==> flow/design.v <==
module RCServo(clk, rst, RxD_data, RCServo_pulse);
input clk;
input rst;
input [9:0] RxD_data;
output RCServo_pulse;
reg [9:0] RxD_data_reg;
always @(posedge clk) if(rst) RxD_data_reg <= 10'd0; else RxD_data_reg <= RxD_data;
parameter ClkDiv = 195;   
reg [7:0] ClkCount;
reg ClkTick;
always @(posedge clk) if(rst) ClkTick <= 1'b0; else ClkTick <= (ClkCount==ClkDiv-2);  
always @(posedge clk) if(rst) ClkCount <= 8'b0; else if(ClkTick) ClkCount <= 8'b0; else ClkCount <= ClkCount + 1'b1; 
reg [11:0] PulseCount;
always @(posedge clk) if(rst) PulseCount <= 12'b0; else if(ClkTick) PulseCount <= PulseCount + 1'b1;  
reg [9:0] RCServo_position;
always @(posedge clk) if(rst) RCServo_position <= 10'd0; else if(PulseCount==0) RCServo_position <= RxD_data_reg; 
reg RCServo_pulse;
always @(posedge clk) if(rst) RCServo_pulse <= 1'b0; else RCServo_pulse <= (PulseCount < {2'b00,RCServo_position}); 
endmodule
module multiplexerServo(select, normalSort, servoTest, muxOut);
input [0:0] select;		 
input [9:0] normalSort, servoTest;	 
output [9:0] muxOut;	 
reg [9:0] muxOut;	 
parameter normal = 1'b0, test = 1'b1;  
always@(select or normalSort or servoTest)
	begin
		case(select)
			normal:
				begin
				muxOut <= normalSort;	 
				end
			test:
				begin
				muxOut <= servoTest;	 
				end
		endcase
	end
endmodule
module multiplexerFour(select, muxOut, startOut, controllerInput, maintenanceInput, controllerStart, maintenanceStart);
input [0:0] select;	 
input controllerStart, maintenanceStart;	 
input [2:0] controllerInput, maintenanceInput;	 
output startOut;	 
output [2:0] muxOut;	 
reg startOut;
reg [2:0] muxOut;
parameter controller = 1'b0, maintenance = 1'b1; 
always@(select or controllerInput or maintenanceStart or controllerStart or maintenanceInput)
	begin
		case(select)
			controller:
				begin
				startOut <= controllerStart;	 
				muxOut <= controllerInput;	 
				end
			maintenance:
				begin
				startOut <= maintenanceStart;	 
				muxOut <= maintenanceInput;	 
				end
		endcase
	end
endmodule
module multiplexerOutput(select, normalOutput, maintenanceOutput, muxOut);
input [0:0] select;		 
input [2:0] normalOutput, maintenanceOutput;	 
output [2:0] muxOut;	 
reg [2:0] muxOut;	 
parameter normal = 1'b0, maintenance = 1'b1;  
always@(select or normalOutput or maintenanceOutput)
	begin
		case(select)
			normal:
				begin
				muxOut <= normalOutput;	 
				end
			maintenance:
				begin
				muxOut <= maintenanceOutput;	 
				end
		endcase
	end
endmodule
module multiplexerSeven(select, mbedInput, controllerOutput, maintenanceOutput);
input [0:0] select;	 
input [6:0] mbedInput;	 
output [6:0] controllerOutput, maintenanceOutput;	 
reg [6:0] controllerOutput, maintenanceOutput;	 
parameter controller = 1'b0, maintenance = 1'b1;  
always@(select or mbedInput)
	begin
		case(select)
			controller:
				begin
				controllerOutput <= mbedInput;	 
				maintenanceOutput <= 7'b0111111;	 
				end
			maintenance:
				begin
				maintenanceOutput <= mbedInput;	 
				controllerOutput <= 7'b1101110;	 
				end
		endcase
	end
endmodule
module multiplexerThree(select, controllerInput, maintenanceInput, controllerStart, maintenanceStart, startOut, muxOut);
input [0:0] select;
input [0:0] controllerStart, maintenanceStart;
input [1:0] controllerInput, maintenanceInput;
output [0:0] startOut;
output [1:0] muxOut;
reg [0:0] startOut;
reg [1:0] muxOut;
parameter controller = 1'b0, maintenance = 1'b1; 
always@(select or controllerStart or controllerInput or maintenanceStart or maintenanceInput)
	begin
		case(select)
			controller:
				begin
				startOut <= controllerStart;
				muxOut <= controllerInput;
				end
			maintenance:
				begin
				startOut <= maintenanceStart;
				muxOut <= maintenanceInput;
				end
		endcase
	end
endmodule
module controller(clk, rst, mbedInput, mbedOutput, sortStart, sortColour, dispenseStart, dispense, sortCompleteIn, dispenseCompleteIn);
input rst;
input clk;					 
input [6:0] mbedInput;		 
input sortCompleteIn, dispenseCompleteIn;
output [2:0] mbedOutput;	 
output [2:0] sortColour;	 
output [0:0] sortStart, dispenseStart;	 
output [1:0] dispense;		 
reg [6:0] mbedInput_reg;	 
reg [6:0] mbedInputCheck;
reg [0:0] sortStart;
reg [2:0] sortColour;
reg [0:0] dispenseStart;
reg [1:0] dispense;			
reg [2:0] mbedOutput;
reg sortCompleteOut, dispenseCompleteOut;
reg recieved;
reg [15:0] count;
always@(posedge clk)
	if(rst)
		begin
		mbedInput_reg <= 0;
		mbedInputCheck <= 0;
		sortStart <= 0;
		sortColour <= 0;
		dispenseStart <= 0;
		dispense <= 0;
		mbedOutput <= 0;
		sortCompleteOut <= 0;
		dispenseCompleteOut <= 0;
		recieved <= 0;
		count <= 0;
		end
	else
	begin
	if(sortCompleteIn == 1'b1)	 
		begin
		sortCompleteOut <= 1'b1;	 
		end
	if(dispenseCompleteIn == 1'b1)  
		begin
		dispenseCompleteOut <= 1'b1;  
		end
	if(mbedInputCheck != mbedInput)
		begin
		mbedInputCheck <= mbedInput;	 
		mbedInput_reg <= mbedInput;	 
		recieved <= 1'b1;	 
		sortCompleteOut <= 1'b0;	 
		dispenseCompleteOut <= 1'b0;	 
		end
	else
		begin
		if(count >= 50000)	 
			begin
			count <= 16'b0;
			recieved <= 1'b0;
			end
		else
			begin
			count <= count + 1'b1;
			end
		end
	sortStart <= mbedInput_reg[0:0];		 
	sortColour <= mbedInput_reg[3:1];	 
	dispenseStart <= mbedInput_reg[4:4];	 
	dispense <= mbedInput_reg[6:5];		 
	mbedOutput[0:0] <= recieved;		 
	mbedOutput[1:1] <= sortCompleteOut;	 
	mbedOutput[2:2] <= dispenseCompleteOut;	 
	end
endmodule
module dispense(clk, rst, start, dispense, dispenseServoRed, dispenseServoGreenBlue, complete, redLED, greenLED, blueLED);
input rst;
input clk, start;  
input [1:0] dispense;	 
output [9:0] dispenseServoRed, dispenseServoGreenBlue;	 
output complete;
output [0:0] redLED, greenLED, blueLED;
reg [3:0] state;  
reg [9:0] dispenseServoRed, dispenseServoGreenBlue;  
reg [14:0] pause;  
reg [1:0] dispense_reg, dispenseCheck;  
reg complete;
reg [0:0] redLED, greenLED, blueLED;
parameter control = 4'd0, red = 4'd1, redSecond = 4'd2, redThird = 4'd3, green = 4'd4, greenSecond = 4'd5, greenThird = 4'd6, blue = 4'd7, blueSecond = 4'd8, blueThird = 4'd9;
always@(posedge clk)
	if(rst)
		begin
		dispenseServoRed <= 10'd440;
		dispenseServoGreenBlue <= 10'd375;
		state <= 0;
		pause <= 0;
		dispense_reg <= 0;
		dispenseCheck <= 0;
		complete <= 0;
		redLED <= 0;
		greenLED <= 0;
		blueLED <= 0;
		end
	else
	begin
		if(dispense != dispenseCheck)	 
			begin
			dispenseCheck <= dispense;	 
			dispense_reg <= dispense;	 
			complete <= 1'b0;
			end
		if(start == 1'b1)	 
			begin
				case(state)
						control:		 
							begin
							if(dispense_reg == 2'b00)	 
								begin
								dispense_reg <= 2'b11;	 
								state <= red;			 
								end
							else if(dispense_reg == 2'b01)	 
								begin
								dispense_reg <= 2'b11;	 
								state <= green;			 
								end
							else if(dispense_reg == 2'b10)	 
								begin
								dispense_reg <= 2'b11;	 
								state <= blue;			 
								end
							else
								begin
								state <= control;		 
								end
							end
						red:			 
							begin
							redLED <= 1'b1;
							dispenseServoRed <= 10'd200;	 
							state <= redSecond;			 
							end
						redSecond:		 
							begin
							if(pause >= 30000)		 
								begin
								pause <= 15'b0;				 
								dispenseServoRed <= 10'd440;	 
								state <= redThird;
								end
							else
								begin
								pause <= pause + 1'b1;		 
								state <= redSecond;		 
								end
							end
						redThird:
							begin
							if(pause >= 20000)		 
								begin
								pause <= 15'b0;
								complete <= 1'b1;	 
								redLED <= 1'b0;
								state <= control;	 
								end
							else
								begin
								pause <= pause + 1'b1;
								state <= redThird;
								end
							end
						green:			 
							begin
							greenLED <= 1'b1;
							dispenseServoGreenBlue <= 10'd355;
							if(pause >= 15000)		 
								begin
								pause <= 15'b0;
								state <= greenSecond;				 
								end
							else
								begin
								pause <= pause + 1'b1;
								state <= green;
								end						
							end
						greenSecond:	 
							begin
							dispenseServoGreenBlue <= 10'd590;	 
							if(pause >= 20000)		 
								begin
								pause <= 15'b0;				 
								state <= greenThird;
								end
							else
								begin
								pause <= pause + 1'b1;		 
								state <= greenSecond;	 
								end
							end
						greenThird:
							begin
							dispenseServoGreenBlue <= 10'd375;	 
							if(pause >= 20000)		 
								begin
								pause <= 15'b0;
								complete <= 1'b1;	 
								greenLED <= 1'b0;
								state <= control;	 
								end
							else
								begin
								pause <= pause + 1'b1;
								state <= greenThird;
								end
							end
						blue:			 
							begin
							blueLED <= 1'b1;
							dispenseServoGreenBlue <= 10'd395;
							if(pause >= 15000)		 
								begin
								pause <= 15'b0;
								state <= blueSecond;			 
								end
							else
								begin
								pause <= pause + 1'b1;
								state <= blue;
								end
							end
						blueSecond:		 
							begin
							dispenseServoGreenBlue <= 10'd10;	 
							if(pause >= 20000)			 
								begin
								pause <= 15'b0;					 
								state <= blueThird;
								end
							else
								begin
								pause <= pause + 1'b1;		 
								state <= blueSecond;	 
								end
							end
						blueThird:
							begin
								dispenseServoGreenBlue <= 10'd375;	 
								if(pause >= 20000)		 
								begin
								pause <= 15'b0;
								complete <= 1'b1;	 
								blueLED <= 1'b0;
								state <= control;	 
								end
							else
								begin
								pause <= pause + 1'b1;
								state <= blueThird;
								end
							end
				endcase
			end
	end	
endmodule
module sort(clk, rst, start, colour, sortServoRedBlue, sortServoGreenOther, sortServoBinRecycle, liftUp, liftDown, complete, redLED, greenLED, blueLED);
input rst;
input clk, start;
input [2:0] colour;
output [9:0] sortServoRedBlue, sortServoGreenOther, sortServoBinRecycle;
output [0:0] liftUp, liftDown;
output complete;
output [0:0] redLED, greenLED, blueLED;
reg [9:0] sortServoRedBlue, sortServoGreenOther, sortServoBinRecycle;
reg [0:0] liftUp, liftDown;
reg [3:0] state;
reg [16:0] pause;
reg [2:0] colour_reg, colourCheck;
reg complete;
reg [0:0] redLED, greenLED, blueLED;
parameter colourSense = 4'd0, red = 4'd1, redSecond = 4'd2, green = 4'd3, greenSecond = 4'd4,
		  blue = 4'd5, blueSecond = 4'd6, bin = 4'd7, binSecond = 4'd8, binThird = 4'd9,
		  recycle = 4'd10, recycleSecond = 4'd11, recycleThird = 4'd12, lift = 4'd13, liftTwo = 4'd14, liftThree = 4'd15;
always@(posedge clk)
	if(rst)
		begin
		sortServoRedBlue <= 10'd355;
		sortServoGreenOther <= 10'd340;
		sortServoBinRecycle <= 10'd580;
		liftUp <= 1'b1;
		liftDown <= 1'b0;
		state <= 0;
		pause <= 0;
		colour_reg <= 0;
		colourCheck <= 0;
		complete <= 0;
		redLED <= 0;
		greenLED <= 0;
		blueLED <= 0;
		end
	else
	begin
		if(colour != colourCheck)
				begin
					colourCheck <= colour;
					colour_reg <= colour;
					complete <= 1'b0;
				end
		if(start == 1'b1)
			begin
				case(state)
					colourSense:					 
						begin
							if(colour_reg == 3'b000)	 
								begin
								colour_reg <= 3'b111;	 
								state <= red;
								end
							else if(colour_reg == 3'b001)  
								begin
								colour_reg <= 3'b111;	 
								state <= green;
								end
							else if(colour_reg == 3'b010)	 
								begin
								colour_reg <= 3'b111;	 
								state <= blue;
								end
							else if(colour_reg == 3'b011)	 
								begin
								colour_reg <= 3'b111;	 
								state <= bin;
								end
							else if(colour_reg == 3'b100)	 
								begin
								colour_reg <= 3'b111;	 
								state <= recycle;
								end
							else if(colour_reg == 3'b101)	 
								begin
								colour_reg <= 3'b111;	 
								state <= lift;
								end
							else
								begin
								state <= colourSense;
								end
						end
					red:							 
						begin
						redLED <= 1'b1;
						sortServoRedBlue <= 10'd570;   
							if(pause >= 20000)		 
								begin
								pause <= 17'b0;                  
								sortServoRedBlue <= 10'd355;     
								state <= redSecond;  
								end
							else
								begin
								pause <= pause + 1'b1;	 
								state <= red;	 
								end                    
						end
					redSecond:
						begin
						if(pause >= 5000)		 
							begin
							pause <= 17'b0;
							complete <= 1'b1;	 
							redLED <= 1'b0;
							state <= colourSense;  
							end
						else
							begin
							pause <= pause + 1'b1;
							state <= redSecond;
							end
						end
					green:							 
						begin
						greenLED <= 1'b1;
						sortServoGreenOther <= 10'd70; 	 
							if(pause >= 20000)		 
								begin
								pause <= 17'b0;
								sortServoGreenOther <= 10'd340;	 
								state <= greenSecond;			 
								end
							else						 
								begin
								pause <= pause + 1'b1;	 
								state <= green;			 
								end				 
						end
					greenSecond:
						begin
						if(pause >= 5000)		 
							begin
							pause <= 17'b0;
							complete <= 1'b1;	 
							greenLED <= 1'b0;
							state <= colourSense;  
							end
						else
							begin
							pause <= pause + 1'b1;	 
							state <= greenSecond;	 
							end	
						end
					blue:							 
						begin
						blueLED <= 1'b1;
						sortServoRedBlue <= 10'd185;   
							if(pause >= 20000)	 
								begin
								pause <= 17'b0;                  
								sortServoRedBlue <= 10'd355;     
								state <= blueSecond;
								end
							else
								begin
								pause <= pause + 1'b1;	 
								state <= blue;	 
								end					
						end
					blueSecond:
						begin
						if(pause >= 5000)	 
							begin
							pause <= 17'b0;
							complete <= 1'b1;	 
							blueLED <= 1'b0;
							state <= colourSense;		 
							end
						else
							begin
							pause <= pause + 1'b1;
							state <= blueSecond;
							end
						end
					bin:							 
						begin
						sortServoGreenOther <= 10'd560;	 
						sortServoBinRecycle <= 10'd350;	 
							if(pause >= 20000)	 
								begin
								pause <= 17'b0;																
								sortServoGreenOther <= 10'd340;	 
								state <= binSecond;	 
								end
							else
								begin
								pause <= pause + 1'b1;	 
								state <= bin;	 
								end			
						end
					binSecond:
						begin
						if(pause >= 20000)	 
								begin
								pause <= 17'b0;
								sortServoBinRecycle <= 10'd580;	 
								state <= binThird;
								end
							else
								begin
								pause <= pause + 1'b1;	 
								state <= binSecond;	 
								end
						end
					binThird:
						begin
						if(pause >= 5000)	 
							begin
							pause <= 17'b0;
							complete <= 1'b1;	 
							state <= colourSense;			 
							end
						else
							begin
							pause <= pause + 1'b1;
							state <= binThird;
							end
						end
					recycle:						 
						begin
						sortServoGreenOther <= 10'd560;	 
						sortServoBinRecycle <= 10'd580;	 
							if(pause >= 20000)	 
								begin
								pause <= 17'b0;								
								sortServoGreenOther <= 10'd340;	 
								state <= recycleSecond;		 
								end
							else
								begin
								pause <= pause + 1'b1;	 
								state <= recycle;	 
								end										
						end
					recycleSecond:
						begin
						if(pause >= 20000)	 
							begin
							pause <= 17'b0;
							sortServoBinRecycle <= 10'd350;	 
							state <= recycleThird;
							end
						else
							begin
							pause <= pause + 1'b1;	 
							state <= recycleSecond;	 
							end	
						end
					recycleThird:
						begin
						if(pause >= 5000)		 
							begin
							pause <= 17'b0;
							complete <= 1'b1;	 
							state <= colourSense;	 
							end
						else
							begin
							pause <= pause + 1'b1;
							state <= recycleThird;
							end
						end
					lift:				 
						begin
						liftUp <= 1'b0; 
						liftDown <= 1'b0; 
						if(pause >= 100000)	 
							begin
							pause <= 17'b0;
							state <= liftTwo;	 
							end
						else
							begin
							pause <= pause + 1'b1;
							state <= lift;
							end
						end
					liftTwo:
						begin
						liftUp <= 1'b1; 
						liftDown <= 1'b0; 
						if(pause >= 10000)		 
							begin
							pause <= 17'b0;
							state <= liftThree;
							end
						else
							begin
							pause <= pause + 1'b1;
							state <= liftTwo;
							end
						end
					liftThree:
						begin
						liftUp <= 1'b1;  
						liftDown <= 1'b1; 
						if(pause >= 100000)		 
							begin
							pause <= 17'b0;
							liftUp <= 1'b1; 
							liftDown <= 1'b0; 
							complete <= 1'b1;	 
							state <= colourSense;
							end
						else
							begin
							pause <= pause + 1'b1;
							state <= liftThree;
							end
						end
				endcase
		end
	end
endmodule
module maintenance(clk, rst, inputSignal, results, sortStart, dispenseStart, sortColour, dispense, sortComplete, dispenseComplete,
			selectRedBlue, selectGreenOther, selectBinRecycle, selectRed, selectGreenBlue, positionRedBlue, positionGreenOther, positionBinRecycle, positionRed, positionGreenBlue, state);
input rst;
input clk;
input [6:0] inputSignal;
input sortComplete, dispenseComplete;
output [2:0] results;
output [2:0] sortColour;	 
output sortStart, dispenseStart;	 
output [1:0] dispense;		 
output [9:0] positionRedBlue, positionGreenOther, positionBinRecycle, positionRed, positionGreenBlue;
output selectRedBlue, selectGreenOther, selectBinRecycle, selectRed, selectGreenBlue;
output [4:0] state;
reg [4:0] state;
reg [0:0] start;
reg [5:0] controlSignal;
reg [5:0] controlSignal_reg;
reg [5:0] controlSignalCheck;
reg [2:0] sortColour;
reg sortStart, dispenseStart;
reg [1:0] dispense;
reg [2:0] results;
reg [0:0] complete;
reg [0:0] received;
reg [14:0] pause;
reg [15:0] count;
reg [9:0] positionRedBlue, positionGreenOther, positionBinRecycle, positionRed, positionGreenBlue;
reg selectRedBlue, selectGreenOther, selectBinRecycle, selectRed, selectGreenBlue;
parameter control = 5'd0, binHopper = 5'd1, dispenseRed = 5'd2, dispenseGreen = 5'd3, dispenseBlue = 5'd4,
		  testRedBlueLeft = 5'd5, testRedBlueCentre = 5'd6, testRedBlueRight = 5'd7, testGreenOtherUp = 5'd8,
		  testGreenOtherCentre = 5'd9, testGreenOtherDown = 5'd10, testBinRecycleLeft = 5'd11,
		  testBinRecycleRight = 5'd12, testRedPush = 5'd13, testRedHome = 5'd14, testGreenBlueLeft = 5'd15,
		  testGreenBlueCentre = 5'd16, testGreenBlueRight = 5'd17, maintenanceEND = 5'd18;
always@(posedge clk)
	if(rst) results <= 3'b0; else
	begin
	results[0:0] <= received;
	results[1:1] <= complete;
	results[2:2] <= 1'b0;
	end
always@(posedge clk)
	if(rst)
		begin
		dispense <= 2'b11;
		sortColour <= 3'b111;
		state <= 0;
		pause <= 0;
		count <= 0;
		start <= 0;
		controlSignal <= 0;
		controlSignal_reg <= 0;
		controlSignalCheck <= 0;
		sortStart <= 0;
		dispenseStart <= 0;
		complete <= 0;
		received <= 0;
		positionRedBlue <= 0;
		positionGreenOther <= 0;
		positionBinRecycle <= 0;
		positionRed <= 0;
		positionGreenBlue <= 0;
		selectRedBlue <= 0;
		selectGreenOther <= 0;
		selectBinRecycle <= 0;
		selectRed <= 0;
		selectGreenBlue <= 0;
		end
	else
	begin
		controlSignal <= inputSignal[5:0];	 
		start <= inputSignal[6:6];			 
		if(controlSignal != controlSignalCheck)	 
			begin
			controlSignalCheck <= controlSignal;	 
			controlSignal_reg <= controlSignal;		 
			received <= 1'b1;	 
			complete <= 1'b0;	 
			end
		else if(count == 50000)	 
			begin
			count <= 16'b0;
			received <= 1'b0;
			end
		else
			begin
			count <= count + 1'b1;
			end
		if(start)	 
			begin
				case(state)
					control:
						begin
							if(controlSignal_reg == 6'b000001)	 
								begin
								controlSignal_reg <= 6'b111111;	 
								state <= binHopper;
								end
							else if(controlSignal_reg == 6'b000010)	 
								begin
								controlSignal_reg <= 6'b111111;	 
								state <= dispenseRed;
								end
							else if(controlSignal_reg == 6'b000011)	 
								begin
								controlSignal_reg <= 6'b111111;	 
								state <= dispenseGreen;
								end
							else if(controlSignal_reg == 6'b000100)	 
								begin
								controlSignal_reg <= 6'b111111;	 
								state <= dispenseBlue;
								end
							else if(controlSignal_reg == 6'b000101)	 
								begin
								controlSignal_reg <= 6'b111111;	 
								state <= testRedBlueLeft;
								end
							else if(controlSignal_reg == 6'b000110)	 
								begin
								controlSignal_reg <= 6'b111111;	 
								state <= testRedBlueCentre;
								end
							else if(controlSignal_reg == 6'b000111)	 
								begin
								controlSignal_reg <= 6'b111111;	 
								state <= testRedBlueRight;
								end
							else if(controlSignal_reg == 6'b001000)	 
								begin
								controlSignal_reg <= 6'b111111;	 
								state <= testGreenOtherUp;
								end
							else if(controlSignal_reg == 6'b001001)	 
								begin
								controlSignal_reg <= 6'b111111;	 
								state <= testGreenOtherCentre;
								end
							else if(controlSignal_reg == 6'b001010)	 
								begin
								controlSignal_reg <= 6'b111111;	 
								state <= testGreenOtherDown;
								end
							else if(controlSignal_reg == 6'b001011)	 
								begin
								controlSignal_reg <= 6'b111111;	 
								state <= testBinRecycleLeft;
								end
							else if(controlSignal_reg == 6'b001100)	 
								begin
								controlSignal_reg <= 6'b111111;	 
								state <= testBinRecycleRight;
								end
							else if(controlSignal_reg == 6'b001101)	 
								begin
								controlSignal_reg <= 6'b111111;	 
								state <= testRedPush;	
								end
							else if(controlSignal_reg == 6'b001110)	 
								begin
								controlSignal_reg <= 6'b111111;	 
								state <= testRedHome;
								end
							else if(controlSignal_reg == 6'b001111)	 
								begin
								controlSignal_reg <= 6'b111111;	 
								state <= testGreenBlueLeft;
								end
							else if(controlSignal_reg == 6'b010000)	 
								begin
								controlSignal_reg <= 6'b111111;	 
								state <= testGreenBlueCentre;
								end
							else if(controlSignal_reg == 6'b010001)	 
								begin
								controlSignal_reg <= 6'b111111;	 
								state <= testGreenBlueRight;
								end
							else if(controlSignal_reg == 6'b010010)	 
								begin
								controlSignal_reg <= 6'b111111;	 
								state <= maintenanceEND;
								end
							else		 
								begin
								state <= control;
								end
						end
					binHopper:			 
						begin
						sortStart <= 1'b1;	 
						sortColour <= 3'b011;	 
						if(sortComplete)	 
							begin
							sortColour <= 3'b111;	 
							sortStart <= 1'b0;		 
							complete <= 1'b1;		 
							state <= control;		
							end
						else				 
							begin
							state <= binHopper;
							end
						end
					dispenseRed:		 
						begin
						dispenseStart <= 1'b1;	 
						dispense <= 2'b00;		 
						if(dispenseComplete)	 
							begin
							dispense <= 2'b11;	 
							dispenseStart <= 1'b0;	 
							complete <= 1'b1;	 
							state <= control;	 
							end
						else
							begin
							state <= dispenseRed;	 
							end
						end
					dispenseGreen:		 
						begin
						dispenseStart <= 1'b1;	 
						dispense <= 2'b01;		 
						if(dispenseComplete)	 
							begin
							dispense <= 2'b11;	 
							dispenseStart <= 1'b0;	 
							complete <= 1'b1;	 
							state <= control;	 
							end
						else
							begin
							state <= dispenseGreen;	 
							end
						end
					dispenseBlue:		 
						begin
						dispenseStart <= 1'b1;	 
						dispense <= 2'b10;		 
						if(dispenseComplete)	 
							begin
							dispense <= 2'b11;	 
							dispenseStart <= 1'b0;	 
							complete <= 1'b1;	 
							state <= control;	 
							end
						else
							begin
							state <= dispenseBlue;  
							end
						end
					testRedBlueLeft:
						begin
						selectRedBlue <= 1'b1;
						positionRedBlue <= 10'd570;	 
						if(pause == 25000)	 
							begin
							pause <= 15'b0;	 
							complete <= 1'b1;
							state <= control;	 
							end
						else
							begin
							pause <= pause + 1'b1;
							state <= testRedBlueLeft;
							end
						end
					testRedBlueCentre:
						begin
						selectRedBlue <= 1'b1;
						positionRedBlue <= 10'd355;	 
						if(pause == 25000)	 
							begin
							pause <= 15'b0;	 
							complete <= 1'b1;
							state <= control;	 
							end
						else
							begin
							pause <= pause + 1'b1;	 
							state <= testRedBlueCentre;	 
							end
						end
					testRedBlueRight:
						begin
						selectRedBlue <= 1'b1;
						positionRedBlue <= 10'd185;	 
						if(pause == 25000)	 
							begin
							pause <= 15'b0;	 
							complete <= 1'b1;
							state <= control;	 
							end
						else
							begin
							pause <= pause + 1'b1;	 
							state <= testRedBlueRight;	 
							end
						end
					testGreenOtherUp:
						begin
						selectGreenOther <= 1'b1;
						positionGreenOther <= 10'd560;	 
						if(pause == 25000)	 
							begin
							pause <= 15'b0;	 
							complete <= 1'b1;
							state <= control;	 
							end
						else
							begin
							pause <= pause + 1'b1;	 
							state <= testGreenOtherUp;	 
							end
						end
					testGreenOtherCentre:
						begin
						selectGreenOther <= 1'b1;
						positionGreenOther <= 10'd340;	 
						if(pause == 25000)	 
							begin
							pause <= 15'b0;	 
							complete <= 1'b1;
							state <= control;	 
							end
						else
							begin
							pause <= pause + 1'b1;	 
							state <= testGreenOtherCentre;	 
							end
						end
					testGreenOtherDown:
						begin
						selectGreenOther <= 1'b1;
						positionGreenOther <= 10'd70;	 
						if(pause == 25000)	 
							begin
							pause <= 15'b0;	 
							complete <= 1'b1;
							state <= control;	 
							end
						else
							begin
							pause <= pause + 1'b1;	 
							state <= testGreenOtherDown;	 
							end
						end
					testBinRecycleLeft:
						begin
						selectBinRecycle <= 1'b1;
						positionBinRecycle <= 10'd350;	 
						if(pause == 25000)	 
							begin
							pause <= 15'b0;	 
							complete <= 1'b1;
							state <= control;	 
							end
						else
							begin
							pause <= pause + 1'b1;	 
							state <= testBinRecycleLeft;	 
							end
						end
					testBinRecycleRight:
						begin
						selectBinRecycle <= 1'b1;
						positionBinRecycle <= 10'd580;	 
						if(pause == 25000)	 
							begin
							pause <= 15'b0;	 
							complete <= 1'b1;
							state <= control;	 
							end
						else
							begin
							pause <= pause + 1'b1;	 
							state <= testBinRecycleRight;	 
							end
						end
					testRedPush:
						begin
						selectRed <= 1'b1;
						positionRed <= 10'd200;	 
						if(pause == 25000)	 
							begin
							pause <= 15'b0;	 
							complete <= 1'b1;
							state <= control;	 
							end
						else
							begin
							pause <= pause + 1'b1;	 
							state <= testRedPush;	 
							end
						end
					testRedHome:
						begin
						selectRed <= 1'b1;
						positionRed <= 10'd440;	 
						if(pause == 25000)	 
							begin
							pause <= 15'b0;	 
							complete <= 1'b1;
							state <= control;	 
							end
						else
							begin
							pause <= pause + 1'b1;	 
							state <= testRedHome;	 
							end
						end
					testGreenBlueLeft:
						begin
						selectGreenBlue <= 1'b1;
						positionGreenBlue <= 10'd550;	 
						if(pause == 25000)	 
							begin
							pause <= 15'b0;	 
							complete <= 1'b1;
							state <= control;	 
							end
						else
							begin
							pause <= pause + 1'b1;	 
							state <= testGreenBlueLeft;	 
							end
						end
					testGreenBlueCentre:
						begin
						selectGreenBlue <= 1'b1;
						positionGreenBlue <= 10'd355;	 
						if(pause == 25000)	 
							begin
							pause <= 15'b0;	 
							complete <= 1'b1;
							state <= control;	 
							end
						else
							begin
							pause <= pause + 1'b1;	 
							state <= testGreenBlueCentre;	 
							end
						end
					testGreenBlueRight:
						begin
						selectGreenBlue <= 1'b1;
						positionGreenBlue <= 10'd10;	 
						if(pause == 25000)	 
							begin
							pause <= 15'b0;	 
							complete <= 1'b1;
							state <= control;	 
							end
						else
							begin
							pause <= pause + 1'b1;	 
							state <= testGreenBlueRight;	 
							end
						end
					maintenanceEND:
						begin
						selectRedBlue <= 1'b1;
						selectGreenOther <= 1'b1;
						selectBinRecycle <= 1'b1;
						selectRed <= 1'b1;
						selectGreenBlue <= 1'b1;
						positionRedBlue <= 10'd355;
						positionGreenOther <= 10'd355;
						positionBinRecycle <= 10'd580;
						positionRed <= 10'd440;
						positionGreenBlue <= 10'd355;
						if(pause == 25000)	 
							begin
							pause <= 15'b0;
							selectRedBlue <= 1'b0;
							selectGreenOther <= 1'b0;
							selectBinRecycle <= 1'b0;
							selectRed <= 1'b0;
							selectGreenBlue <= 1'b0;
							complete <= 1'b1;
							state <= control;
							end
						else
							begin
							pause <= pause + 1'b1;
							state <= maintenanceEND;
							end
						end
				endcase
			end
	end
endmodule
module System(
	clk,
	rst,
	mbed,
	select,
	GreenBlueServoOut,
	RedServoOut,
	BinRecycleServoOut,
	RedBlueServoOut,
	GreenOtherServoOut,
	dispenseBlueLED,
	dispenseComplete,
	dispenseGreenLED,
	dispenseRedLED,
	mainState,
	mbedOutput,
	results,
	sortBlueLED,
	sortComplete,
	sortGreenLED,
	sortRedLED
);
input	clk;
input	rst;
input	[6:0] mbed;
input	[0:0] select;
output	GreenBlueServoOut;
output	RedServoOut;
output	BinRecycleServoOut;
output	RedBlueServoOut;
output	GreenOtherServoOut;
output	[0:0] dispenseBlueLED;
output	[0:0] dispenseComplete;
output	[0:0] dispenseGreenLED;
output	[0:0] dispenseRedLED;
output	[4:0] mainState;
output	[2:0] mbedOutput;
output	[2:0] results;
output	[0:0] sortBlueLED;
output	[0:0] sortComplete;
output	[0:0] sortGreenLED;
output	[0:0] sortRedLED;
wire	[1:0] conDispenseColour;
wire	[0:0] conDispenseStart;
wire	[2:0] conSortColour;
wire	[0:0] conSortStart;
wire	[2:0] controllerOutput;
wire	[0:0] dispenseComplete_ALTERA_SYNTHESIZED;
wire	[9:0] mainBinRecycle;
wire	[1:0] mainDispenseColour;
wire	[0:0] maindispenseStart;
wire	[9:0] mainGreenBlue;
wire	[9:0] mainGreenOther;
wire	[9:0] mainRed;
wire	[9:0] mainRedBlue;
wire	[2:0] mainSortColour;
wire	[0:0] mainSortStart;
wire	[2:0] maintenanceOutput;
wire	[9:0] normalBinRecycle;
wire	[9:0] normalGreenBlue;
wire	[9:0] normalGreenOther;
wire	[9:0] normalRed;
wire	[9:0] normalRedBlue;
wire	[0:0] selectBinRecycle;
wire	[0:0] selectGreenBlue;
wire	[0:0] selectGreenOther;
wire	[0:0] selectRed;
wire	[0:0] selectRedBlue;
wire	[0:0] sortComplete_ALTERA_SYNTHESIZED;
wire	[0:0] startSort;
wire	[9:0] SYNTHESIZED_WIRE_0;
wire	[9:0] SYNTHESIZED_WIRE_1;
wire	[9:0] SYNTHESIZED_WIRE_2;
wire	[2:0] SYNTHESIZED_WIRE_3;
wire	[6:0] SYNTHESIZED_WIRE_4;
wire	[6:0] SYNTHESIZED_WIRE_5;
wire	[0:0] SYNTHESIZED_WIRE_6;
wire	[1:0] SYNTHESIZED_WIRE_7;
wire	[9:0] SYNTHESIZED_WIRE_8;
wire	[9:0] SYNTHESIZED_WIRE_9;
RCServo	b2v_BinRecycleServo(.clk(clk),.rst(rst),
.RxD_data(SYNTHESIZED_WIRE_0),.RCServo_pulse(BinRecycleServoOut));
defparam	b2v_BinRecycleServo.ClkDiv = 4;
multiplexerServo	b2v_BinRecycleServoMux(.normalSort(normalBinRecycle),
.select(selectBinRecycle),.servoTest(mainBinRecycle),.muxOut(SYNTHESIZED_WIRE_0));
defparam	b2v_BinRecycleServoMux.normal = 'b0;
defparam	b2v_BinRecycleServoMux.test = 'b1;
RCServo	b2v_GreenBlueServo(.clk(clk),.rst(rst),
.RxD_data(SYNTHESIZED_WIRE_1),.RCServo_pulse(GreenBlueServoOut));
defparam	b2v_GreenBlueServo.ClkDiv = 4;
multiplexerServo	b2v_GreenBlueServoMux(.normalSort(normalGreenBlue),
.select(selectGreenBlue),.servoTest(mainGreenBlue),.muxOut(SYNTHESIZED_WIRE_1));
defparam	b2v_GreenBlueServoMux.normal = 'b0;
defparam	b2v_GreenBlueServoMux.test = 'b1;
RCServo	b2v_GreenOtherServo(.clk(clk),.rst(rst),
.RxD_data(SYNTHESIZED_WIRE_2),.RCServo_pulse(GreenOtherServoOut));
defparam	b2v_GreenOtherServo.ClkDiv = 4;
multiplexerServo	b2v_GreenOtherServoMux(.normalSort(normalGreenOther),
.select(selectGreenOther),.servoTest(mainGreenOther),.muxOut(SYNTHESIZED_WIRE_2));
defparam	b2v_GreenOtherServoMux.normal = 'b0;
defparam	b2v_GreenOtherServoMux.test = 'b1;
sort	b2v_inst(.clk(clk),.rst(rst),
.start(startSort),.colour(SYNTHESIZED_WIRE_3),.complete(sortComplete_ALTERA_SYNTHESIZED),.blueLED(sortBlueLED),.greenLED(sortGreenLED),.redLED(sortRedLED),.sortServoBinRecycle(normalBinRecycle),.sortServoGreenOther(normalGreenOther),.sortServoRedBlue(normalRedBlue));
defparam	b2v_inst.bin = 'b0111;
defparam	b2v_inst.binSecond = 'b1000;
defparam	b2v_inst.binThird = 'b1001;
defparam	b2v_inst.blue = 'b0101;
defparam	b2v_inst.blueSecond = 'b0110;
defparam	b2v_inst.colourSense = 'b0000;
defparam	b2v_inst.green = 'b0011;
defparam	b2v_inst.greenSecond = 'b0100;
defparam	b2v_inst.recycle = 'b1010;
defparam	b2v_inst.recycleSecond = 'b1011;
defparam	b2v_inst.recycleThird = 'b1100;
defparam	b2v_inst.red = 'b0001;
defparam	b2v_inst.redSecond = 'b0010;
multiplexerFour	b2v_inst11(.controllerStart(conSortStart),
.maintenanceStart(mainSortStart),.controllerInput(conSortColour),.maintenanceInput(mainSortColour),.select(select),.startOut(startSort),.muxOut(SYNTHESIZED_WIRE_3));
defparam	b2v_inst11.controller = 'b0;
defparam	b2v_inst11.maintenance = 'b1;
multiplexerOutput	b2v_inst12(.maintenanceOutput(maintenanceOutput),
.normalOutput(controllerOutput),.select(select),.muxOut(mbedOutput));
defparam	b2v_inst12.maintenance = 'b1;
defparam	b2v_inst12.normal = 'b0;
multiplexerThree	b2v_inst17(.controllerInput(conDispenseColour),
.controllerStart(conDispenseStart),.maintenanceInput(mainDispenseColour),.maintenanceStart(maindispenseStart),.select(select),.muxOut(SYNTHESIZED_WIRE_7),.startOut(SYNTHESIZED_WIRE_6));
defparam	b2v_inst17.controller = 'b0;
defparam	b2v_inst17.maintenance = 'b1;
maintenance	b2v_inst2(.clk(clk),.rst(rst),
.sortComplete(sortComplete_ALTERA_SYNTHESIZED),.dispenseComplete(dispenseComplete_ALTERA_SYNTHESIZED),.inputSignal(SYNTHESIZED_WIRE_4),.sortStart(mainSortStart),.dispenseStart(maindispenseStart),.selectRedBlue(selectRedBlue),.selectGreenOther(selectGreenOther),.selectBinRecycle(selectBinRecycle),.selectRed(selectRed),.selectGreenBlue(selectGreenBlue),.dispense(mainDispenseColour),.positionBinRecycle(mainBinRecycle),.positionGreenBlue(mainGreenBlue),.positionGreenOther(mainGreenOther),.positionRed(mainRed),.positionRedBlue(mainRedBlue),.results(maintenanceOutput),.sortColour(mainSortColour),.state(mainState));
defparam	b2v_inst2.binHopper = 'b00001;
defparam	b2v_inst2.control = 'b00000;
defparam	b2v_inst2.dispenseBlue = 'b00100;
defparam	b2v_inst2.dispenseGreen = 'b00011;
defparam	b2v_inst2.dispenseRed = 'b00010;
defparam	b2v_inst2.maintenanceEND = 'b10010;
defparam	b2v_inst2.testBinRecycleLeft = 'b01011;
defparam	b2v_inst2.testBinRecycleRight = 'b01100;
defparam	b2v_inst2.testGreenBlueCentre = 'b10000;
defparam	b2v_inst2.testGreenBlueLeft = 'b01111;
defparam	b2v_inst2.testGreenBlueRight = 'b10001;
defparam	b2v_inst2.testGreenOtherCentre = 'b01001;
defparam	b2v_inst2.testGreenOtherDown = 'b01010;
defparam	b2v_inst2.testGreenOtherUp = 'b01000;
defparam	b2v_inst2.testRedBlueCentre = 'b00110;
defparam	b2v_inst2.testRedBlueLeft = 'b00101;
defparam	b2v_inst2.testRedBlueRight = 'b00111;
defparam	b2v_inst2.testRedHome = 'b01110;
defparam	b2v_inst2.testRedPush = 'b01101;
controller	b2v_inst3(.clk(clk),.rst(rst),
.sortCompleteIn(sortComplete_ALTERA_SYNTHESIZED),.dispenseCompleteIn(dispenseComplete_ALTERA_SYNTHESIZED),.mbedInput(SYNTHESIZED_WIRE_5),.dispense(conDispenseColour),.dispenseStart(conDispenseStart),.mbedOutput(controllerOutput),.sortColour(conSortColour),.sortStart(conSortStart));
multiplexerSeven	b2v_inst4(.mbedInput(mbed),
.select(select),.controllerOutput(SYNTHESIZED_WIRE_5),.maintenanceOutput(SYNTHESIZED_WIRE_4));
defparam	b2v_inst4.controller = 'b0;
defparam	b2v_inst4.maintenance = 'b1;
dispense	b2v_inst6(.clk(clk),.rst(rst),
.start(SYNTHESIZED_WIRE_6),.dispense(SYNTHESIZED_WIRE_7),.complete(dispenseComplete_ALTERA_SYNTHESIZED),.blueLED(dispenseBlueLED),.dispenseServoGreenBlue(normalGreenBlue),.dispenseServoRed(normalRed),.greenLED(dispenseGreenLED),.redLED(dispenseRedLED));
defparam	b2v_inst6.blue = 'b0111;
defparam	b2v_inst6.blueSecond = 'b1000;
defparam	b2v_inst6.blueThird = 'b1001;
defparam	b2v_inst6.control = 'b0000;
defparam	b2v_inst6.green = 'b0100;
defparam	b2v_inst6.greenSecond = 'b0101;
defparam	b2v_inst6.greenThird = 'b0110;
defparam	b2v_inst6.red = 'b0001;
defparam	b2v_inst6.redSecond = 'b0010;
defparam	b2v_inst6.redThird = 'b0011;
RCServo	b2v_RedBlueServo(.clk(clk),.rst(rst),
.RxD_data(SYNTHESIZED_WIRE_8),.RCServo_pulse(RedBlueServoOut));
defparam	b2v_RedBlueServo.ClkDiv = 4;
multiplexerServo	b2v_RedBlueServoMux(.normalSort(normalRedBlue),
.select(selectRedBlue),.servoTest(mainRedBlue),.muxOut(SYNTHESIZED_WIRE_8));
defparam	b2v_RedBlueServoMux.normal = 'b0;
defparam	b2v_RedBlueServoMux.test = 'b1;
RCServo	b2v_RedServo(.clk(clk),.rst(rst),
.RxD_data(SYNTHESIZED_WIRE_9),.RCServo_pulse(RedServoOut));
defparam	b2v_RedServo.ClkDiv = 4;
multiplexerServo	b2v_RedServoMux(.normalSort(normalRed),
.select(selectRed),.servoTest(mainRed),.muxOut(SYNTHESIZED_WIRE_9));
defparam	b2v_RedServoMux.normal = 'b0;
defparam	b2v_RedServoMux.test = 'b1;
assign	dispenseComplete = dispenseComplete_ALTERA_SYNTHESIZED;
assign	results = maintenanceOutput;
assign	sortComplete = sortComplete_ALTERA_SYNTHESIZED;
endmodule
# Step by step through the tools: System
# Module System before and after one edit of its RTL, step after step.
# Lines under "orig" count in the file above, lines under "edited" in the edited file.
# "change" is "edited" less "orig", of the values as shown.
# Library cell names are shortened.
# Not given: --
# setup
top,System
clk_port,clk
cell_library,sky130hd
pvt_corner,tt_025C_1v80

# Edit of the RTL
# Unified diff, file above to edited file.
# A script made this edit. It changes what the design does and was not meant as an optimisation.
# begin of diff
@@ -5,5 +5,5 @@
 output RCServo_pulse;
 reg [9:0] RxD_data_reg;
-always @(posedge clk) if(rst) RxD_data_reg <= 10'd0; else RxD_data_reg <= RxD_data;
+always @(*) RxD_data_reg = RxD_data;
 parameter ClkDiv = 195;   
 reg [7:0] ClkCount;
# end of diff

# Elaborated design
# Source: Yosys, flattened and elaborated, memories not mapped. Widths are those after wreduce. Registers that Yosys merges into a memory's read port (data or address) are not register bits. Print and check cells do not count.
# word_totals
item,orig,edited,change
ff_bits,475,425,-50
latch_bits,0,0,0
mem_bits_rw,0,0,0
mem_bits_ro,0,0,0
clocked_rd_ports_x_width,0,0,0
memories,0,0,0
in_bits,10,10,0
output_inout_bits,24,24,0
elab_cells,491,486,-5
# op_classes
item,orig,edited,change
add_sub_neg,15,15,0
n_mul,0,0,0
n_div,0,0,0
cmp,13,13,0
n_eq,87,87,0
n_shift,0,0,0
mux,190,190,0
n_logic,6,6,0
reduce_logical,92,92,0
# ops
operator,orig,edited,change
two-way mux 1 bit,31,31,0
two-way mux 4 bit,22,22,0
two-way mux 5 bit,21,21,0
two-way mux 6 bit,21,21,0
two-way mux 3 bit,20,20,0
AND reduction 2 bit,20,20,0
nonzero test 2 bit,17,17,0
two-way mux 2 bit,16,16,0
OR reduction 2 bit,16,16,0
case mux 1 bit (select 2 bit),14,14,0
== test 4 bit (second input constant),10,10,0
case mux 10 bit (select 2 bit),10,10,0
!= test 2 x 1 -> 1 bit (second input constant),9,9,0
== test 4 x 3 -> 1 bit (second input constant),8,8,0
== test 5 x 4 -> 1 bit (second input constant),8,8,0
== test 6 x 4 -> 1 bit (second input constant),8,8,0
AND reduction 3 bit,7,7,0
inverter 1 bit,6,6,0
adder 12 x 1 -> 12 bit (second input constant),5,5,0
adder 8 x 1 -> 8 bit (second input constant),5,5,0
== test 8 x 2 -> 1 bit (second input constant),5,5,0
logical NOT 12 bit,5,5,0
less-than comparator 12 x 10 -> 1 bit,5,5,0
two-way mux 10 bit,5,5,0
two-way mux 15 bit,5,5,0
OR reduction 3 bit,5,5,0
== test 4 x 2 -> 1 bit (second input constant),4,4,0
== test 5 x 3 -> 1 bit (second input constant),4,4,0
# The list need not be complete.

# Depth
# Longest topological path by Yosys (ltp), each cell counted once; first at word level (registers and memories cut), then after technology mapping (sequential cells cut; the memories' decode and read muxes count).
# depth
item,orig,edited,change
ltp_word,22,22,0
ABC_AREA,0,0,--
depth_mapped,9,9,0
ltp_nobuf,8,8,0

# Netlist
# Source: synth_stat.txt of the flow (Yosys; design flattened, memories mapped). It holds for the ABC_AREA given above (unset counts as 0); a run with the other value may have another netlist.
# mapped
item,orig,edited,change
cells,2009,1969,-40
yosys_area_um2,17554.3,16833.6,-720.7
seqArea_um2,8007.7,7407.1,-600.6
ffs,400,370,-30
n_buf,81,82,1
# types
type,orig,edited,change
mux2i_1,68,22,-46
nor2_1,334,291,-43
a211oi_1,4,45,41
dfxtp_1,400,370,-30
or3_1,6,24,18
xor2_1,99,82,-17
a31oi_1,9,20,11
nand2_1,144,154,10
and3_1,53,43,-10
inv_1,96,88,-8
nand3_1,87,94,7
nor2b_1,24,31,7
a32oi_1,8,1,-7
o211ai_1,8,15,7
buf_2,3,10,7
clkbuf_1,63,58,-5
o21ai_0,62,67,5
o41ai_1,0,5,5
# The list need not be complete.
# The figures by module come from a second, unflattened synthesis with its own total; it is not the netlist above.
# hier_totals
item,orig,edited,change
cells_unflattened,2391,2281,-110
hier_area_um2,21780.9,20429.6,-1351.3
# Each row is one instance without its submodules.
# modules_orig
mod,n_inst,n_cells,area_um2,seq_area_um2
RCServo (ClkDiv=4),5,204,1940.6,840.8
maintenance,1,555,4745.8,1901.8
sort,1,322,2757.6,1161.1
dispense,1,245,2024.4,860.8
controller,1,169,1526.5,720.7
multiplexerServo,5,11,161.4,0.0
multiplexerSeven,1,15,103.8,0.0
multiplexerFour,1,4,45.0,0.0
multiplexerThree,1,3,33.8,0.0
multiplexerOutput,1,3,33.8,0.0
System,1,0,0.0,0.0
# modules_edited
mod,n_inst,n_cells,area_um2,seq_area_um2
RCServo (ClkDiv=4),5,182,1670.4,640.6
maintenance,1,555,4745.8,1901.8
sort,1,322,2757.6,1161.1
dispense,1,245,2024.4,860.8
controller,1,169,1526.5,720.7
multiplexerServo,5,11,161.4,0.0
multiplexerSeven,1,15,103.8,0.0
multiplexerFour,1,4,45.0,0.0
multiplexerThree,1,3,33.8,0.0
multiplexerOutput,1,3,33.8,0.0
System,1,0,0.0,0.0

# Path before layout
# OpenSTA on the mapped netlist: ideal clock, no wires. The path of least setup slack (recovery checks aside). Input and output delay are each 20% of the period. Register names are those of the netlist, which keeps one name where synthesis merged equal registers.
# synth_timing
item,orig,edited,change
kind,input to output,input to output,--
startpoint,input select[0],input select[0],--
endpoint,output mbedOutput[0],output mbedOutput[0],--
period_ns,10.0,10.0,0.0
in_delay_ns,2.000,2.000,0.000
output_delay_ns,2.000,2.000,0.000
t_first_pin_ns,2.000,2.000,0.000
arrival_ns,2.917,2.985,0.068
required_time_ns,8.000,8.000,0.000
slack_ns,5.083,5.015,-0.068
path_delay_ns,0.917,0.985,0.068
path_stages,4,4,0
n_path_buf,3,3,0
synth_period_reached_ns,4.917,4.985,0.068
# "path_delay_ns" is the arrival time less input delay plus setup time.
# A path that ends at an output port has no setup time.
# "path_stages": output pins that drive a net of the path, with the launching flip-flop's if there is one; two outputs of one cell count as two.
# "synth_period_reached_ns" is the clock period less the worst setup slack; recovery checks do not enter. This is arithmetic on one report: input and output delays are still those of the set period (20% each).
# The rows between start and end are the longest chain of elaborated cells between them; the timing report does not say that the signal goes this way. Where chains are equally long, one stands for them.
# A line is the first line of the expression or statement that the cell stems from. Yosys adds cells for indexed reads and writes and turns some case tables into memories.
# synth_via_orig
cell_sequence,buf_6 > buf_4 > clkbuf_1 > mux2_2
elab_chain_len,2
cells_between,2
classes_between,mux (1); logic (1)
# synth_lines_orig
item,line_no,rtl
from (decl),1228,input [0:0] select;
inverter 1 bit,73,case(select)
case mux 3 bit (select 2 bit),73,
to (decl),1239,output [2:0] mbedOutput;
# synth_via_edited
cell_sequence,buf_2 > buf_4 > clkbuf_1 > mux2_2
elab_chain_len,2
cells_between,2
classes_between,mux (1); logic (1)
# synth_lines_edited
item,line_no,rtl
from (decl),1228,input [0:0] select;
inverter 1 bit,73,case(select)
case mux 3 bit (select 2 bit),73,
to (decl),1239,output [2:0] mbedOutput;

# Timing after layout
# From the final timing report of each run of set A: the path of least setup slack in the routed layout; clock arrival at registers is part of the times.
# layout_timing
item,orig,edited,change
kind,input to output,input to output,--
startpoint,input select[0],input select[0],--
endpoint,output mbedOutput[0],output mbedOutput[0],--
period_ns,10.0,10.0,0.0
in_delay_ns,2.00,2.00,0.00
output_delay_ns,2.00,2.00,0.00
t_first_pin_ns,2.00,2.00,0.00
arrival_ns,3.67,3.71,0.04
required_time_ns,8.00,8.00,0.00
slack_ns,4.33,4.29,-0.04
path_stages,4,4,0
n_path_buf,3,3,0
# The rows between start and end are the longest chain of elaborated cells between them; the timing report does not say that the signal goes this way. Where chains are equally long, one stands for them.
# layout_via_orig
cell_sequence,clkdlybuf4s50_1 > buf_4 > mux2_2 > clkdlybuf4s50_1
elab_chain_len,2
cells_between,2
classes_between,mux (1); logic (1)
# layout_lines_orig
item,line_no,rtl
from (decl),1228,input [0:0] select;
inverter 1 bit,73,case(select)
case mux 3 bit (select 2 bit),73,
to (decl),1239,output [2:0] mbedOutput;
# layout_via_edited
cell_sequence,clkdlybuf4s50_1 > buf_4 > mux2_2 > clkdlybuf4s50_1
elab_chain_len,2
cells_between,2
classes_between,mux (1); logic (1)
# layout_lines_edited
item,line_no,rtl
from (decl),1228,input [0:0] select;
inverter 1 bit,73,case(select)
case mux 3 bit (select 2 bit),73,
to (decl),1239,output [2:0] mbedOutput;

# Flow runs
# Runs of the flow (Yosys, OpenROAD) on both versions; the two runs of a pair have the same settings. The constraints put input and output delay at 20% of the set period each and load the outputs with 0.01 pF.
# flow_settings_set_A
CORE_UTILIZATION,40
period_ns,10.0
CAP_MARGIN,20
CORE_MARGIN,2
SLEW_MARGIN,20
# measured_set_A
item,orig,edited,change
ys_area_um2,17554.3,16833.6,-720.7
dieArea_um2,45578.0,43741.6,-1836.4
stdcell_area_um2,19851.5,18958.2,-893.3
utilization_frac,0.46,0.454,-0.006
final_setup_ws_ns,4.328,4.295,-0.033
tns_setup_ns,0.000,0.000,0.000
final_hold_ws_ns,0.452,0.438,-0.014
total_power_uw,3482,3250,-232
achieved_period_ns,5.672,5.705,0.033
# flow_settings_set_B
ABC_AREA,1
CAP_MARGIN,20
CORE_MARGIN,7
CORE_UTILIZATION,69
CTS_CLUSTER_DIAMETER,190
GPL_ROUTABILITY_DRIVEN,0
GPL_TIMING_DRIVEN,0
MAX_ROUTING_LAYER,met4
PLACE_DENSITY_LB_ADDON,0.16
TNS_END_PERCENT,55
period_ns,5.18
SLEW_MARGIN,20
# measured_set_B
item,orig,edited,change
ys_area_um2,18634.1,17780.8,-853.3
dieArea_um2,31803.4,30460.7,-1342.7
stdcell_area_um2,20694.8,19864.1,-830.7
utilization_frac,0.787,0.787,0.000
final_setup_ws_ns,2.053,1.652,-0.401
tns_setup_ns,0.000,0.000,0.000
final_hold_ws_ns,0.432,0.439,0.007
total_power_uw,6661,6363,-298
achieved_period_ns,3.127,3.528,0.401
# By "achieved_period_ns" is meant the clock period of the run minus its worst setup slack. This is arithmetic on one report: input and output delays are still those of the set period (20% each).
# "total_power_uw": no workload was simulated; the value follows from the tool's default switching activity.
